==> flow/design.v <==
module adder(
    input [2:0] data,
    output cout,
    output s
);
assign s = data[2] ^ data[1] ^ data[0];
assign cout = data[2] & data[1] | (data[0] & (data[2] ^ data[1]));
endmodule
module BoothBase
(
    input neg,  
    input pos,  
    input neg2, 
    input pos2, 
    input [1:0] x,  
    output p
);
assign p = (neg&~x[1]) | (neg2&~x[0]) | (pos&x[1]) | (pos2&x[0]);
endmodule
module BoothSelectSignal
(
    input [2:0] y,  
    output neg,  
    output pos,  
    output neg2, 
    output pos2  
);
assign neg = (y[2]&~y[1]&y[0]) | (y[2]&y[1]&~y[0]);
assign pos = (~y[2]&~y[1]&y[0]) | (~y[2]&y[1]&~y[0]);
assign neg2 = y[2]&~y[1]&~y[0];
assign pos2 = ~y[2]&y[1]&y[0];
endmodule
module BoothInterBase
(
    input [2:0] y,  
    input [63:0] x,
    output [63:0] p,
    output c  
);
wire neg,pos,neg2,pos2;
BoothSelectSignal u_BoothSelectSignal(
    .y(y),
    .neg(neg),
    .pos(pos),
    .neg2(neg2),
    .pos2(pos2)
);
BoothBase u_BoothBase(
    .neg(neg),
    .pos(pos),
    .neg2(neg2),
    .pos2(pos2),
    .x({x[0],1'b0}),
    .p(p[0])
);
generate
    genvar i;
    for(i=1;i<64;i=i+1) begin
        BoothBase us_BoothBase(
            .neg(neg),
            .pos(pos),
            .neg2(neg2),
            .pos2(pos2),
            .x(x[i:i-1]),
            .p(p[i])
        );
    end
endgenerate
assign c = neg || neg2;
endmodule
module wallace17
(
    input [16:0] in_data,
    input [13:0] cin,
    output [13:0] cout,
    output c,s
);
wire [4:0] first_s;
adder first1 (.data(in_data[04:02]), .cout(cout[0]), .s(first_s[0]));
adder first2 (.data(in_data[07:05]), .cout(cout[1]), .s(first_s[1]));
adder first3 (.data(in_data[10:08]), .cout(cout[2]), .s(first_s[2]));
adder first4 (.data(in_data[13:11]), .cout(cout[3]), .s(first_s[3]));
adder first5 (.data(in_data[16:14]), .cout(cout[4]), .s(first_s[4]));
wire [3:0] second_s;
adder second1 (.data(cin[2:0]                   ), .cout(cout[5]), .s(second_s[0]));
adder second2 (.data({in_data[0],cin[4:3]}      ), .cout(cout[6]), .s(second_s[1]));
adder second3 (.data({first_s[1:0],in_data[1]}  ), .cout(cout[7]), .s(second_s[2]));
adder second4 (.data(first_s[4:2]               ), .cout(cout[8]), .s(second_s[3]));
wire [1:0] third_s;
adder third1 (.data({second_s[0],cin[6:5]} ), .cout(cout[09]), .s(third_s[0]));
adder third2 (.data(second_s[3:1]          ), .cout(cout[10]), .s(third_s[1]));
wire [1:0] fourth_s;
adder fourth1 (.data(cin[9:7]               ), .cout(cout[11]), .s(fourth_s[0]));
adder fourth2 (.data({third_s[1:0],cin[10]} ), .cout(cout[12]), .s(fourth_s[1]));
wire fifth_s;
adder fifth1 (.data({fourth_s[1:0],cin[11]}), .cout(cout[13]), .s(fifth_s));
adder sixth1 (.data({fifth_s,cin[13:12]}), .cout(c), .s(s));
endmodule
module mul
(
    input rst,
    input clk,
    input sign,
    input [31:0] x,
    input [31:0] y,
    output [63:0] result
);
wire [63:0] ex_x;
wire [33:0] ex_y;
assign ex_x = sign ? {{32{x[31]}},x} : {32'b0,x};
assign ex_y = sign ? {{2{y[31]}},y} : {2'b0,y};
wire [16:0] carry;
wire [63:0] part_res [16:0];
BoothInterBase ufirst_BoothInterBase(
        .y({ex_y[1:0],1'b0}), 
        .x(ex_x), 
        .p(part_res[0]), 
        .c(carry[0])
    );
generate
    genvar i;
    for(i=2;i<=32;i=i+2) begin
        BoothInterBase ui_BoothInterBase(
            .y(ex_y[i+1:i-1]),
            .x(ex_x<<i),
            .p(part_res[i>>1]),
            .c(carry[i>>1])
        );
    end
endgenerate
reg [16:0] carry_stage;
reg [16:0] part_res_stage [63:0];
integer m,n;
always @(posedge clk or posedge rst) begin
    if(rst) begin
        carry_stage <= 17'b0;
        for(m=0;m<64;m=m+1) begin
            part_res_stage [m] <= 17'b0;
        end
    end
    else begin
        carry_stage <= carry;
        for(m=0;m<64;m=m+1) begin
            for(n=0;n<17;n=n+1) begin
                part_res_stage[m][n] <= part_res[n][m];
            end
        end
    end
end
wire [13:0] wallace_carry [64:0];
wire [63:0] c_res,s_res;
wallace17 ufirst_wallace17(
        .in_data(part_res_stage[0]), 
        .cin(carry_stage[13:0]), 
        .cout(wallace_carry[1]),
        .c(c_res[0]),
        .s(s_res[0])
    );
generate
    genvar k;
    for(k=1;k<64;k=k+1) begin
        wallace17 ufirst_wallace17(
            .in_data(part_res_stage[k]), 
            .cin(wallace_carry[k]), 
            .cout(wallace_carry[k+1]),
            .c(c_res[k]),
            .s(s_res[k])
        );
    end
endgenerate
assign result = s_res + {c_res[62:0],carry_stage[14]} + carry_stage[15];
endmodule
======== From RTL to reports: mul ========
Tool output for the design above, in the order of the flow.
Lines are those of the file above, counted from 1.
Library cell names are shortened.
A cell with -- has no value.
design
  top module .............................. mul
  clock input ............................. clk
  standard-cell library ................... sky130hd
  corner .................................. tt_025C_1v80

======== Word-level counts ========
Yosys after proc, flatten, opt, wreduce and memory -nomap, before mapping. Enables and synchronous resets that opt folds into registers are not counted as muxes. Print and check cells are not counted. Equal cells are merged and count once.
bit counts
  bits in registers ....................... 1104
  input bits .............................. 67
  output and inout bits ................... 64
  word-level cells ........................ 10684
cells by class
  add/subtract/negate cells ............... 2
  mux-type cells .......................... 2
  bitwise logic cells ..................... 10599
  reductions and logical operators ........ 16
operators with widths
  kind                    count
  bitwise AND 1 bit       5220
  OR 1 bit                3361
  bitwise XOR 1 bit       1920
  NOT 1 bit               98
  adder 64 x 1 -> 64 bit  1
  adder 64 bit            1
  2-to-1 mux 64 bit       1
  2-to-1 mux 34 bit       1
  logical OR 1 bit        16

======== Longest topological paths ========
Depth = most cells in a row (Yosys ltp): at word level without a register or memory, in the mapped netlist without a sequential cell, where the memories' decode and read muxes count.
depth
  depth after elaboration ................. 19
  ABC_AREA ................................ 0
  gate-level depth with buffers ........... 24
  mapped depth without buffers ............ 24

======== Netlist ========
Yosys stat after the flow's synthesis: flattened, memories mapped to cells. It holds for the ABC_AREA given above (unset counts as 0); a run with the other value may have another netlist.
Totals and module areas in this step are rounded.
cell types
  type      count  area in all (um^2)
  fa_1      782    1.57E+04
  dfrtp_1   593    1.48E+04
  xor2_1    537    4.7E+03
  inv_1     1090   4.09E+03
  a22oi_1   419    3.15E+03
  o21ai_0   505    2.53E+03
  clkbuf_1  314    1178.63
  ha_1      62     775.744
  a21oi_1   118    590.566
  xnor2_1   53     464.195
  a221o_1   46     460.442
  nand2_1   109    409.142
  nor2_1    108    405.389
  buf_1     92     345.331
  and2_1    50     312.8
  a21o_1    27     202.694
  nor2b_1   23     143.888
  o31ai_1   17     127.622
Other cell types: 57; their cells: 220.
mapped netlist
  cells in the netlist .................... 5165
  mapped area ............................. 52070 um^2
  sequential part of the area ............. 14840 um^2
  mapped flip-flops ....................... 593
  buffer cells ............................ 421
The figures by module come from a second, unflattened synthesis with its own total; it is not the netlist above.
unflattened totals
  cell total of the unflattened synthesis .. 6020
  area (unflattened synthesis) ............ 77270 um^2
Each row is one instance without its submodules.
by module
  module             times used  cells  area (um^2)  seq. area (um^2)
  mul                1           1660   31380        27630
  BoothBase          1088        3      23.8         0.0
  adder              960         1      20.0         0.0
  BoothSelectSignal  17          6      37.5         0.0
  BoothInterBase     17          2      10.0         0.0
  wallace17          64          0      0.0          0.0

======== Worst setup path after synthesis ========
Path of least setup slack by OpenSTA after synthesis, without wires, with an ideal clock, recovery checks aside; 20% of the period is set as input and as output delay. Where synthesis merged equal registers, the netlist keeps one of their names.
timing post-synthesis
  kind .................................... register to output
  start ................................... register part_res_stage[27][14]
  end ..................................... output port result[57]
  period .................................. 10.0 ns
  external output delay ................... 2.000 ns
  time at the first pin ................... 0.000 ns
  arrival time ............................ 7.020 ns
  data required time ...................... 8.000 ns
  slack ................................... 0.980 ns
  path delay .............................. 7.020 ns
  driving pins on the path ................ 22
  buffers on the path ..................... 0
  synthesis period reached ................ 9.02 ns
"path delay" is the arrival time less input delay plus setup time.
At an output port there is no setup time.
"driving pins on the path" counts driving pins, that of a launching flip-flop among them; a cell with two outputs on the path counts twice.
"synthesis period reached" = period - worst setup slack (recovery checks aside). The figure is calculated, with input and output delays left at 20% of the set period.
Between the ends stands the longest chain of elaborated cells between them, by number of cells; it is not shown to be the way that was timed. Of several equally long chains one is given.
Each line given opens the expression or statement behind the cell; cells for indexed reads and writes are added by Yosys, which also makes memories of some case tables.
on the way, post-synthesis
  cell sequence ........................... dfrtp_1 -> fa_1 -> fa_1 -> inv_1 -> fa_1 -> inv_1 -> fa_1 -> fa_1 -> inv_1 -> fa_1 -> inv_1 -> ha_1 -> a21oi_1 -> o21ai_1 -> or2_1 -> o211ai_2 -> a31o_2 -> o41ai_2 -> or4b_4 -> a31oi_4 -> o21ai_2 -> xnor2_1
  cells in the longest elaborated chain ... 18
  elaborated cells between the ends (all ways) .. 106
  classes of those cells .................. 2 x add/sub; 104 x logic
RTL lines, path post-synthesis
  what                    RTL line  source
  from (decl)             132       reg [16:0] part_res_stage [63:0];
  from (assign)           138       part_res_stage [m] <= 17'b0;
  from (assign)           145       part_res_stage[m][n] <= part_res[n][m];
  bitwise AND 1 bit       7         assign cout = data[2] & data[1] | (data[0] & (data[2] ^ data[1]));
  OR 1 bit                7
  bitwise XOR 1 bit       7
  bitwise AND 1 bit       7
  OR 1 bit                7
  bitwise XOR 1 bit       7
  bitwise AND 1 bit       7
  (+4 left out)           --
  bitwise AND 1 bit       7
  OR 1 bit                7
  bitwise XOR 1 bit       7
  bitwise AND 1 bit       7
  OR 1 bit                7
  adder 64 bit            171       assign result = s_res + {c_res[62:0],carry_stage[14]} + carry_stage[15];
  adder 64 x 1 -> 64 bit  171
  to (decl)               106       output [63:0] result

======== Worst path after layout ========
From the final timing report of job 3: the path of least setup slack in the routed layout; clock arrival at registers is part of the times.
timing post-layout
  kind .................................... register to output
  start ................................... register part_res_stage[27][14]
  end ..................................... output port result[46]
  period .................................. 10.0 ns
  external output delay ................... 2.00 ns
  time at the first pin ................... 0.69 ns
  arrival time ............................ 7.92 ns
  data required time ...................... 8.00 ns
  slack ................................... 0.08 ns
  driving pins on the path ................ 26
  buffers on the path ..................... 6
Between the ends stands the longest chain of elaborated cells between them, by number of cells; it is not shown to be the way that was timed. Of several equally long chains one is given.
on the way, post-layout
  cell sequence ........................... dfrtp_1 -> fa_2 -> fa_2 -> buf_4 -> fa_1 -> inv_1 -> fa_1 -> fa_1 -> fa_1 -> fa_2 -> fa_1 -> nand2b_1 -> a21oi_4 -> nor2_4 -> o211ai_1 -> buf_4 -> buf_4 -> nand2_1 -> o21ai_4 -> a21oi_4 -> buf_12 -> buf_4 -> o21ba_2 -> o21bai_1 -> xnor2_1 -> clkdlybuf4s15_1
  cells in the longest elaborated chain ... 18
  elaborated cells between the ends (all ways) .. 106
  classes of those cells .................. 2 x add/sub; 104 x logic
RTL lines, path post-layout
  what                    RTL line  source
  from (decl)             132       reg [16:0] part_res_stage [63:0];
  from (assign)           138       part_res_stage [m] <= 17'b0;
  from (assign)           145       part_res_stage[m][n] <= part_res[n][m];
  bitwise AND 1 bit       7         assign cout = data[2] & data[1] | (data[0] & (data[2] ^ data[1]));
  OR 1 bit                7
  bitwise XOR 1 bit       7
  bitwise AND 1 bit       7
  OR 1 bit                7
  bitwise XOR 1 bit       7
  bitwise AND 1 bit       7
  (+4 left out)           --
  bitwise AND 1 bit       7
  OR 1 bit                7
  bitwise XOR 1 bit       7
  bitwise AND 1 bit       7
  OR 1 bit                7
  adder 64 bit            171       assign result = s_res + {c_res[62:0],carry_stage[14]} + carry_stage[15];
  adder 64 x 1 -> 64 bit  171
  to (decl)               106       output [63:0] result

Subject: flow runs of mul

Hi,

Below are 3 stored runs of the flow (Yosys, OpenROAD; platform sky130hd) on mul, each with its settings and what was measured, unordered. Constraints: input delay and output delay 20% of the set period each, output load 0.01 pF.
"critical setup path time" is the time allowed to the run's worst setup path (the clock period less input and output delay, where it has them) less its slack. Clock arrival times count: a late capture clock shortens it, a late launch clock lengthens it.
Measured values are rounded.

======== job 1 ========
==> flow/run.sh <==
#!/bin/bash
# the make line also repeats the synthesis and layout settings of config.mk as NAME=value (left out here)
make -C /OpenROAD-flow-scripts/flow DESIGN_CONFIG=/design/flow/config.mk WORK_HOME=/design/flow/orfs CLKGATE_MAP_FILE= finish
==> flow/config.mk <==
export PLATFORM = sky130hd
export DESIGN_NAME = mul
export DESIGN_NICKNAME = mul
export VERILOG_FILES = /design/flow/design.v
export SDC_FILE = /design/flow/constraint.sdc
export NUM_CORES = 4
export LEC_CHECK = 0
export ABC_AREA = 0
export CAP_MARGIN = 25
export CELL_PAD_IN_SITES_DETAIL_PLACEMENT = 0
export CELL_PAD_IN_SITES_GLOBAL_PLACEMENT = 2
export CORE_ASPECT_RATIO = 0.92
export CORE_MARGIN = 2
export CORE_UTILIZATION = 68
export CTS_CLUSTER_SIZE = 36
export GPL_ROUTABILITY_DRIVEN = 0
export GPL_TIMING_DRIVEN = 0
export HOLD_SLACK_MARGIN = 0.06
export MAX_ROUTING_LAYER = met4
export PLACE_DENSITY_LB_ADDON = 0.07
export SETUP_SLACK_MARGIN = 0.38
export SLEW_MARGIN = 40
export TNS_END_PERCENT = 35
==> flow/constraint.sdc <==
create_clock -name core_clock -period 10.0 [get_ports {clk}]
set_input_delay 2.0000 -clock core_clock [delete_from_list [all_inputs] [get_ports {clk}]]
set_output_delay 2.0000 -clock core_clock [all_outputs]
set_load 0.01 [all_outputs]

-------- job 1 --------
  not finished: placement ended with error FLW-0024

======== job 2 ========
==> flow/run.sh <==
#!/bin/bash
# the make line also repeats the synthesis and layout settings of config.mk as NAME=value (left out here)
make -C /OpenROAD-flow-scripts/flow DESIGN_CONFIG=/design/flow/config.mk WORK_HOME=/design/flow/orfs CLKGATE_MAP_FILE= finish
==> flow/config.mk <==
export PLATFORM = sky130hd
export DESIGN_NAME = mul
export DESIGN_NICKNAME = mul
export VERILOG_FILES = /design/flow/design.v
export SDC_FILE = /design/flow/constraint.sdc
export NUM_CORES = 4
export LEC_CHECK = 0
export CAP_MARGIN = 20
export CELL_PAD_IN_SITES_DETAIL_PLACEMENT = 1
export CORE_ASPECT_RATIO = 1.78
export CORE_MARGIN = 6
export CORE_UTILIZATION = 40
export GPL_ROUTABILITY_DRIVEN = 0
export GPL_TIMING_DRIVEN = 0
export HOLD_SLACK_MARGIN = -0.07
export MAX_ROUTING_LAYER = met4
export MIN_ROUTING_LAYER = met2
export SLEW_MARGIN = 20
export TNS_END_PERCENT = 70
==> flow/constraint.sdc <==
create_clock -name core_clock -period 10.0 [get_ports {clk}]
set_input_delay 2.0000 -clock core_clock [delete_from_list [all_inputs] [get_ports {clk}]]
set_output_delay 2.0000 -clock core_clock [all_outputs]
set_load 0.01 [all_outputs]

-------- job 2 --------
  not finished: routing ended with error GRT-0116

======== job 3 ========
==> flow/run.sh <==
#!/bin/bash
# the make line also repeats the synthesis and layout settings of config.mk as NAME=value (left out here)
make -C /OpenROAD-flow-scripts/flow DESIGN_CONFIG=/design/flow/config.mk WORK_HOME=/design/flow/orfs CLKGATE_MAP_FILE= finish
==> flow/config.mk <==
export PLATFORM = sky130hd
export DESIGN_NAME = mul
export DESIGN_NICKNAME = mul
export VERILOG_FILES = /design/flow/design.v
export SDC_FILE = /design/flow/constraint.sdc
export NUM_CORES = 4
export LEC_CHECK = 0
export CAP_MARGIN = 20
export CELL_PAD_IN_SITES_DETAIL_PLACEMENT = 1
export CORE_ASPECT_RATIO = 1.78
export CORE_MARGIN = 6
export CORE_UTILIZATION = 40
export MIN_ROUTING_LAYER = met2
export SLEW_MARGIN = 10
==> flow/constraint.sdc <==
create_clock -name core_clock -period 10.0 [get_ports {clk}]
set_input_delay 2.0000 -clock core_clock [delete_from_list [all_inputs] [get_ports {clk}]]
set_output_delay 2.0000 -clock core_clock [all_outputs]
set_load 0.01 [all_outputs]

-------- measured, job 3 --------
  lowest setup slack ...................... 0.084 ns
  final design utilization ................ 44.5%
  area inside the die boundary ............ 139300 um^2
  area of the synthesized netlist ......... 52070 um^2
  critical setup path time ................ 7.92 ns
  kind of the worst setup path ............ register to output

Regards
